==> flow/design.v <==
module calculator(
	input newkey,
	input [4:0] keycode,
	input clk,
	input rst,
	output reg [19:0] x,
	output reg led							 
	);
	localparam PLUS = 1'd0;					 
	localparam TIMES = 1'd1;				 
	localparam CLEAR20 = 20'd0;				 
	localparam CLEAR2 = 2'd0;				 
	localparam CLEAR1 = 1'd0;				 
	reg [19:0] y;
	reg op;
	reg [19:0] nextX;
	reg [19:0] nextY;
	reg nextOp;
	reg nextLED;
	reg [2:0] select;
	wire [19:0] sum;
	wire [19:0] product;
	wire [19:0] result;
	wire [19:0] ovp;						 
	wire ovs;								 
	always @ (posedge clk)
		begin
			if (rst)
				begin
					x <= CLEAR20;
					y <= CLEAR20;
					op <= CLEAR1;
					led <= CLEAR1;
				end
			else
				begin
					x <= nextX;
					y <= nextY;
					op <= nextOp;
					led <= nextLED;
				end
		end
  always @ (select, x, y, op, led, result, ovp, ovs, keycode)
		case(select)
			3'd0:						 
				begin
              		nextX = x;
					nextY = y;
					nextOp = op;
					nextLED = led;
				end
			3'd1:						 
				begin
              		nextX = CLEAR20;
					nextY = x;
					nextOp = PLUS;
					nextLED = CLEAR1;
				end
			3'd2:						 
				begin
              		nextX = CLEAR20;
					nextY = x;
					nextOp = TIMES;
					nextLED = CLEAR1;
				end
			3'd3:						 
				begin
              		nextX = result;
					nextY = y;
					nextOp = op;
					nextLED = op ? (ovp != 0) : ovs;
				end	
			3'd4:						 
				begin
              		nextX = CLEAR20;
					nextY = CLEAR20;
					nextOp = CLEAR1;				 
					nextLED = CLEAR1;
				end
			3'd7:						 
				begin
              		nextX = {x[15:0],keycode[3:0]};	 
					nextY = y;
					nextOp = op;
					nextLED = CLEAR1;
				end
			default:					 
				begin
              		nextX = x;
					nextY = y;
					nextOp = op;
					nextLED = led;
				end
		endcase
	always @ (newkey, keycode)
		begin
			if(!newkey)	select <= 3'd0;				 
			else if(keycode[4]) select <= 3'd7;		 
			else select <= keycode[2:0];			 
		end
	assign result = op ? product : sum;				 
	assign {ovp, product} = x * y;					 
	assign {ovs, sum} = x + y;						 
endmodule	
Lab notebook: calculator

From RTL to reports: calculator
Module calculator before and after one edit of its RTL, step after step.
Lines under "orig" count in the file above, lines under "edited" in the edited file.
"delta": "edited" minus "orig" as printed here. "change_rel_pct": 100 x difference / "orig".
Library cell names are shortened.
{"block": "design", "design": "calculator", "clk_port": "clk", "cell_library": "sky130hd", "pvt_corner": "tt_025C_1v80"}

The edit
The edit as a unified diff against the file above.
The edited RTL no longer does the same as the RTL above: the edit was made by script, with no optimisation intended.
begin of diff
@@ -1,5 +1,5 @@
 module calculator(
 	input newkey,
-	input [4:0] keycode,
+	input [4:0] keycode_in,
 	input clk,
 	input rst,
@@ -7,4 +7,6 @@
 	output reg led							 
 	);
+	reg [4:0] keycode;
+	always @(posedge clk) keycode <= keycode_in;
 	localparam PLUS = 1'd0;					 
 	localparam TIMES = 1'd1;				 
end of diff

After elaboration
Yosys after proc, flatten, opt, wreduce and memory -nomap, before mapping. Memory bits, and registers merged into a memory's read port (data or address), are not among the register bits. Print and check cells are not counted. Equal cells are merged and count once.
{"block": "bits", "item": "register_bits", "orig": 42, "edited": 47, "delta": 5, "change_rel_pct": 11.90}
{"block": "bits", "item": "inputBits", "orig": 8, "edited": 8, "delta": 0, "change_rel_pct": 0.00}
{"block": "bits", "item": "out_inout_bits", "orig": 21, "edited": 21, "delta": 0, "change_rel_pct": 0.00}
{"block": "bits", "item": "elab_cells", "orig": 28, "edited": 29, "delta": 1, "change_rel_pct": 3.57}
{"block": "op_classes", "item": "addsub", "orig": 1, "edited": 1, "delta": 0, "change_rel_pct": 0.00}
{"block": "op_classes", "item": "mul", "orig": 1, "edited": 1, "delta": 0, "change_rel_pct": 0.00}
{"block": "op_classes", "item": "equal", "orig": 5, "edited": 5, "delta": 0, "change_rel_pct": 0.00}
{"block": "op_classes", "item": "muxes", "orig": 8, "edited": 8, "delta": 0, "change_rel_pct": 0.00}
{"block": "op_classes", "item": "reduce_and_logical", "orig": 9, "edited": 9, "delta": 0, "change_rel_pct": 0.00}
Unchanged operator kinds not shown: 17.

Depth
Longest topological path by Yosys (ltp), each cell counted once; first at word level (registers and memories cut), then after technology mapping (sequential cells cut; the memories' decode and read muxes count).
{"block": "logic_depth", "item": "depth_word", "orig": 5, "edited": 5, "delta": 0, "change_rel_pct": 0.00}
{"block": "logic_depth", "item": "ABC_AREA", "orig": "0", "edited": "0"}
{"block": "logic_depth", "item": "depth_mapped", "orig": 27, "edited": 27, "delta": 0, "change_rel_pct": 0.00}

After synthesis
The flow's flattened synthesis, as Yosys stat reports it; memories are mapped. The netlist is that of the ABC_AREA named above (0 if unset); the other value can give another one.
{"block": "types", "cell": "xnor2_1", "orig": 23, "edited": 34, "delta": 11, "change_rel_pct": 47.83}
{"block": "types", "cell": "nor2_1", "orig": 49, "edited": 57, "delta": 8, "change_rel_pct": 16.33}
{"block": "types", "cell": "o21ai_0", "orig": 41, "edited": 33, "delta": -8, "change_rel_pct": -19.51}
{"block": "types", "cell": "nand3_1", "orig": 18, "edited": 10, "delta": -8, "change_rel_pct": -44.44}
{"block": "types", "cell": "nand2_1", "orig": 224, "edited": 217, "delta": -7, "change_rel_pct": -3.12}
{"block": "types", "cell": "a221o_1", "orig": 3, "edited": 10, "delta": 7, "change_rel_pct": 233.33}
{"block": "types", "cell": "a21o_1", "orig": 20, "edited": 14, "delta": -6, "change_rel_pct": -30.00}
{"block": "types", "cell": "o21a_1", "orig": 12, "edited": 6, "delta": -6, "change_rel_pct": -50.00}
{"block": "types", "cell": "mux2i_1", "orig": 8, "edited": 2, "delta": -6, "change_rel_pct": -75.00}
{"block": "types", "cell": "inv_1", "orig": 326, "edited": 321, "delta": -5, "change_rel_pct": -1.53}
{"block": "types", "cell": "dfxtp_1", "orig": 42, "edited": 47, "delta": 5, "change_rel_pct": 11.90}
{"block": "types", "cell": "nand4_1", "orig": 10, "edited": 5, "delta": -5, "change_rel_pct": -50.00}
{"block": "types", "cell": "o211ai_1", "orig": 10, "edited": 5, "delta": -5, "change_rel_pct": -50.00}
{"block": "types", "cell": "a21oi_1", "orig": 64, "edited": 60, "delta": -4, "change_rel_pct": -6.25}
{"block": "types", "cell": "nor3_1", "orig": 25, "edited": 21, "delta": -4, "change_rel_pct": -16.00}
{"block": "types", "cell": "a31oi_1", "orig": 12, "edited": 8, "delta": -4, "change_rel_pct": -33.33}
{"block": "types", "cell": "and3_1", "orig": 8, "edited": 4, "delta": -4, "change_rel_pct": -50.00}
{"block": "types", "cell": "o2111ai_1", "orig": 5, "edited": 1, "delta": -4, "change_rel_pct": -80.00}
Unchanged cell types not shown: 10.
The list need not be complete.
{"block": "synth_totals", "item": "cells", "orig": 1871, "edited": 1818, "delta": -53, "change_rel_pct": -2.83}
{"block": "synth_totals", "item": "mapped_area_um2", "orig": 16344.4, "edited": 16071.7, "delta": -272.7, "change_rel_pct": -1.67}
{"block": "synth_totals", "item": "ffs", "orig": 42, "edited": 47, "delta": 5, "change_rel_pct": 11.90}
{"block": "synth_totals", "item": "buffers", "orig": 112, "edited": 110, "delta": -2, "change_rel_pct": -1.79}

Path before layout
Source: OpenSTA report_checks on the synthesized netlist (no wires, ideal clock, input and output delay 20% of the period each), path of least setup slack; recovery checks are left aside. Register names are those of the netlist, which keeps one name where synthesis merged equal registers.
{"block": "synth_timing", "item": "path_type", "orig": "register to register", "edited": "register to register"}
{"block": "synth_timing", "item": "startpoint", "orig": "reg x[12]", "edited": "reg x[15]"}
{"block": "synth_timing", "item": "endpoint", "orig": "reg led", "edited": "reg led"}
{"block": "synth_timing", "item": "period_ns", "orig": 10.0, "edited": 10.0, "delta": 0.0, "change_rel_pct": 0.00}
{"block": "synth_timing", "item": "setup_time_ns", "orig": 0.125, "edited": 0.120, "delta": -0.005}
{"block": "synth_timing", "item": "launch_ns", "orig": 0.000, "edited": 0.000, "delta": 0.000}
{"block": "synth_timing", "item": "arrival_time_ns", "orig": 6.779, "edited": 6.771, "delta": -0.008, "change_rel_pct": -0.12}
{"block": "synth_timing", "item": "required_time_ns", "orig": 9.875, "edited": 9.880, "delta": 0.005, "change_rel_pct": 0.05}
{"block": "synth_timing", "item": "setup_slack_ns", "orig": 3.096, "edited": 3.109, "delta": 0.013}
{"block": "synth_timing", "item": "path_delay_ns", "orig": 6.904, "edited": 6.891, "delta": -0.013, "change_rel_pct": -0.19}
{"block": "synth_timing", "item": "driving_pins", "orig": 25, "edited": 26, "delta": 1, "change_rel_pct": 4.00}
{"block": "synth_timing", "item": "synth_period_reached_ns", "orig": 6.904, "edited": 6.891, "delta": -0.013, "change_rel_pct": -0.19}
"path_delay_ns" = arrival - input delay + setup time.
"driving_pins" counts driving pins, that of a launching flip-flop among them; a cell with two outputs on the path counts twice.
"synth_period_reached_ns" is the clock period less the worst setup slack; recovery checks do not enter. This is arithmetic on one report: input and output delays are still those of the set period (20% each).
Between the ends stands the longest chain of elaborated cells between them, by number of cells; it is not shown to be the way that was timed. Of several equally long chains one is given.
A line is the first line of the expression or statement that the cell stems from. Yosys adds cells for indexed reads and writes and turns some case tables into memories.
{"block": "synth_via_orig", "cell_sequence": "dfxtp_1 > clkbuf_1 > and2_1 > fa_1 > fa_1 > inv_1 > fa_1 > inv_1 > fa_1 > fa_1 > fa_1 > inv_1 > fa_1 > inv_1 > ha_1 > clkbuf_1 > nand3_1 > or4b_1 > and3b_1 > a21oi_1 > mux2i_1 > a211oi_1 > or4_4 > nor4_2 > a21oi_1", "elab_chain_len": 4}
{"block": "synth_rtl_orig", "item": "start: declaration", "line_no": 6, "text": "output reg [19:0] x,"}
{"block": "synth_rtl_orig", "item": "start: assignment", "line_no": 30, "text": "x <= CLEAR20;"}
{"block": "synth_rtl_orig", "item": "start: assignment", "line_no": 37, "text": "x <= nextX;"}
{"block": "synth_rtl_orig", "item": "multiplier 20 x 20 -> 40 bit", "line_no": 102}
{"block": "synth_rtl_orig", "item": "nonzero test 20 bit", "line_no": 71, "text": "nextLED = op ? (ovp != 0) : ovs;"}
{"block": "synth_rtl_orig", "item": "2-to-1 mux 1 bit", "line_no": 71}
{"block": "synth_rtl_orig", "item": "parallel mux 1 bit (select 2 bit)", "line_no": 44, "text": "case(select)"}
{"block": "synth_rtl_orig", "item": "end: assignment", "line_no": 33, "text": "led <= CLEAR1;"}
{"block": "synth_rtl_orig", "item": "end: assignment", "line_no": 40, "text": "led <= nextLED;"}
{"block": "synth_rtl_orig", "item": "end: declaration", "line_no": 7, "text": "output reg led"}
{"block": "synth_via_edited", "cell_sequence": "dfxtp_1 > clkbuf_1 > nand2_1 > fa_1 > inv_1 > fa_1 > inv_1 > fa_1 > inv_1 > fa_1 > fa_1 > fa_1 > inv_1 > fa_1 > inv_1 > ha_1 > buf_2 > nand4_2 > or3_1 > o21ai_2 > a21oi_2 > or4_1 > a31oi_1 > and4_1 > nand4_1 > o31a_1", "elab_chain_len": 4}
{"block": "synth_rtl_edited", "item": "start: declaration", "line_no": 6, "text": "output reg [19:0] x,"}
{"block": "synth_rtl_edited", "item": "start: assignment", "line_no": 32, "text": "x <= CLEAR20;"}
{"block": "synth_rtl_edited", "item": "start: assignment", "line_no": 39, "text": "x <= nextX;"}
{"block": "synth_rtl_edited", "item": "multiplier 20 x 20 -> 40 bit", "line_no": 104}
{"block": "synth_rtl_edited", "item": "nonzero test 20 bit", "line_no": 73, "text": "nextLED = op ? (ovp != 0) : ovs;"}
{"block": "synth_rtl_edited", "item": "2-to-1 mux 1 bit", "line_no": 73}
{"block": "synth_rtl_edited", "item": "parallel mux 1 bit (select 2 bit)", "line_no": 46, "text": "case(select)"}
{"block": "synth_rtl_edited", "item": "end: assignment", "line_no": 35, "text": "led <= CLEAR1;"}
{"block": "synth_rtl_edited", "item": "end: assignment", "line_no": 42, "text": "led <= nextLED;"}
{"block": "synth_rtl_edited", "item": "end: declaration", "line_no": 7, "text": "output reg led"}

Timing after layout
From the final timing report of each run of pair 1: the path of least setup slack in the routed layout; clock arrival at registers is part of the times.
{"block": "layout_timing", "item": "path_type", "orig": "register to register", "edited": "register to register"}
{"block": "layout_timing", "item": "startpoint", "orig": "reg x[9]", "edited": "reg x[8]"}
{"block": "layout_timing", "item": "endpoint", "orig": "reg led", "edited": "reg led"}
{"block": "layout_timing", "item": "period_ns", "orig": 10.0, "edited": 10.0, "delta": 0.0, "change_rel_pct": 0.00}
{"block": "layout_timing", "item": "setup_time_ns", "orig": 0.11, "edited": 0.10, "delta": -0.01}
{"block": "layout_timing", "item": "launch_ns", "orig": 0.30, "edited": 0.29, "delta": -0.01, "change_rel_pct": -3.33}
{"block": "layout_timing", "item": "arrival_time_ns", "orig": 7.92, "edited": 8.14, "delta": 0.22, "change_rel_pct": 2.78}
{"block": "layout_timing", "item": "required_time_ns", "orig": 10.19, "edited": 10.20, "delta": 0.01, "change_rel_pct": 0.10}
{"block": "layout_timing", "item": "setup_slack_ns", "orig": 2.27, "edited": 2.06, "delta": -0.21}
{"block": "layout_timing", "item": "driving_pins", "orig": 23, "edited": 24, "delta": 1, "change_rel_pct": 4.35}
Between the ends stands the longest chain of elaborated cells between them, by number of cells; it is not shown to be the way that was timed. Of several equally long chains one is given.
{"block": "layout_via_orig", "cell_sequence": "dfxtp_1 > and2_1 > fa_1 > inv_1 > fa_1 > fa_1 > fa_1 > inv_1 > fa_1 > fa_1 > inv_1 > fa_1 > inv_1 > ha_1 > nand3_1 > or4b_1 > and3b_1 > a21oi_1 > mux2i_1 > a211oi_1 > or4_4 > nor4_2 > a21oi_1", "elab_chain_len": 4}
{"block": "layout_rtl_orig", "item": "start: declaration", "line_no": 6, "text": "output reg [19:0] x,"}
{"block": "layout_rtl_orig", "item": "start: assignment", "line_no": 30, "text": "x <= CLEAR20;"}
{"block": "layout_rtl_orig", "item": "start: assignment", "line_no": 37, "text": "x <= nextX;"}
{"block": "layout_rtl_orig", "item": "multiplier 20 x 20 -> 40 bit", "line_no": 102}
{"block": "layout_rtl_orig", "item": "nonzero test 20 bit", "line_no": 71, "text": "nextLED = op ? (ovp != 0) : ovs;"}
{"block": "layout_rtl_orig", "item": "2-to-1 mux 1 bit", "line_no": 71}
{"block": "layout_rtl_orig", "item": "parallel mux 1 bit (select 2 bit)", "line_no": 44, "text": "case(select)"}
{"block": "layout_rtl_orig", "item": "end: assignment", "line_no": 33, "text": "led <= CLEAR1;"}
{"block": "layout_rtl_orig", "item": "end: assignment", "line_no": 40, "text": "led <= nextLED;"}
{"block": "layout_rtl_orig", "item": "end: declaration", "line_no": 7, "text": "output reg led"}
{"block": "layout_via_edited", "cell_sequence": "dfxtp_1 > buf_4 > ha_1 > fa_1 > inv_1 > fa_1 > inv_1 > fa_1 > fa_1 > fa_1 > fa_1 > inv_1 > fa_1 > inv_1 > ha_1 > nand4_2 > or3_1 > o31ai_1 > a21oi_1 > xnor2_1 > nor4_1 > and4_1 > nand4_1 > o31a_1", "elab_chain_len": 4}
{"block": "layout_rtl_edited", "item": "start: declaration", "line_no": 6, "text": "output reg [19:0] x,"}
{"block": "layout_rtl_edited", "item": "start: assignment", "line_no": 32, "text": "x <= CLEAR20;"}
{"block": "layout_rtl_edited", "item": "start: assignment", "line_no": 39, "text": "x <= nextX;"}
{"block": "layout_rtl_edited", "item": "multiplier 20 x 20 -> 40 bit", "line_no": 104}
{"block": "layout_rtl_edited", "item": "nonzero test 20 bit", "line_no": 73, "text": "nextLED = op ? (ovp != 0) : ovs;"}
{"block": "layout_rtl_edited", "item": "2-to-1 mux 1 bit", "line_no": 73}
{"block": "layout_rtl_edited", "item": "parallel mux 1 bit (select 2 bit)", "line_no": 46, "text": "case(select)"}
{"block": "layout_rtl_edited", "item": "end: assignment", "line_no": 35, "text": "led <= CLEAR1;"}
{"block": "layout_rtl_edited", "item": "end: assignment", "line_no": 42, "text": "led <= nextLED;"}
{"block": "layout_rtl_edited", "item": "end: declaration", "line_no": 7, "text": "output reg led"}

Measured runs
Runs of the flow (Yosys, OpenROAD) on both versions; the two runs of a pair have the same settings. The constraints put input and output delay at 20% of the set period each and load the outputs with 0.01 pF.
{"block": "flow_settings_pair_1", "CORE_UTILIZATION": 40, "period_ns": 10.0, "CAP_MARGIN": 20, "CORE_MARGIN": 2, "SLEW_MARGIN": 20}
{"block": "results_pair_1", "item": "synthArea_um2", "orig": 16344.4, "edited": 16071.7, "delta": -272.7, "change_rel_pct": -1.67}
{"block": "results_pair_1", "item": "total_die_area_um2", "orig": 42493.7, "edited": 41797.8, "delta": -695.9, "change_rel_pct": -1.64}
{"block": "results_pair_1", "item": "finalCellArea_um2", "orig": 17265.3, "edited": 17041.3, "delta": -224.0, "change_rel_pct": -1.30}
{"block": "results_pair_1", "item": "finalUtil_frac", "orig": 0.426, "edited": 0.429, "delta": 0.003}
{"block": "results_pair_1", "item": "setup_ws_ns", "orig": 2.269, "edited": 2.060, "delta": -0.209}
{"block": "results_pair_1", "item": "total_negative_slack_ns", "orig": 0.000, "edited": 0.000, "delta": 0.000}
{"block": "results_pair_1", "item": "timing.hold.ws_ns", "orig": 0.532, "edited": 0.500, "delta": -0.032}
{"block": "results_pair_1", "item": "power.total_w", "orig": 0.0009343, "edited": 0.0009876, "delta": 0.0000533, "change_rel_pct": 5.70}
{"block": "results_pair_1", "item": "timing.achieved_period_ns", "orig": 7.731, "edited": 7.940, "delta": 0.209, "change_rel_pct": 2.70}
{"block": "flow_settings_pair_2", "ABC_AREA": 1, "CAP_MARGIN": 40, "CELL_PAD_IN_SITES_GLOBAL_PLACEMENT": 1, "CORE_UTILIZATION": 42, "CTS_CLUSTER_DIAMETER": 274, "GPL_ROUTABILITY_DRIVEN": 0, "GPL_TIMING_DRIVEN": 0, "MAX_ROUTING_LAYER": "met5", "PLACE_DENSITY": 0.47, "SETUP_SLACK_MARGIN": 0.87, "period_ns": 6.83, "CORE_MARGIN": 2, "SLEW_MARGIN": 20}
{"block": "results_pair_2", "item": "synthArea_um2", "orig": 17341.6, "edited": 17453.0, "delta": 111.4, "change_rel_pct": 0.64}
{"block": "results_pair_2", "item": "total_die_area_um2", "orig": 42931.8, "edited": 43201.6, "delta": 269.8, "change_rel_pct": 0.63}
{"block": "results_pair_2", "item": "finalCellArea_um2", "orig": 19941.6, "edited": 20532.2, "delta": 590.6, "change_rel_pct": 2.96}
{"block": "results_pair_2", "item": "finalUtil_frac", "orig": 0.488, "edited": 0.502, "delta": 0.014}
{"block": "results_pair_2", "item": "setup_ws_ns", "orig": 0.286, "edited": 0.281, "delta": -0.005}
{"block": "results_pair_2", "item": "total_negative_slack_ns", "orig": 0.000, "edited": 0.000, "delta": 0.000}
{"block": "results_pair_2", "item": "timing.hold.ws_ns", "orig": 0.515, "edited": 0.465, "delta": -0.050}
{"block": "results_pair_2", "item": "power.total_w", "orig": 0.001796, "edited": 0.001636, "delta": -0.000160, "change_rel_pct": -8.91}
{"block": "results_pair_2", "item": "timing.achieved_period_ns", "orig": 6.544, "edited": 6.549, "delta": 0.005, "change_rel_pct": 0.08}
"timing.achieved_period_ns" = clock period - worst setup slack. The figure is calculated, with input and output delays left at 20% of the set period.
By "power.total_w" is meant OpenSTA's value without simulated activity: inputs other than the clock are taken to toggle once in ten clock periods, and the tool carries that through the logic.
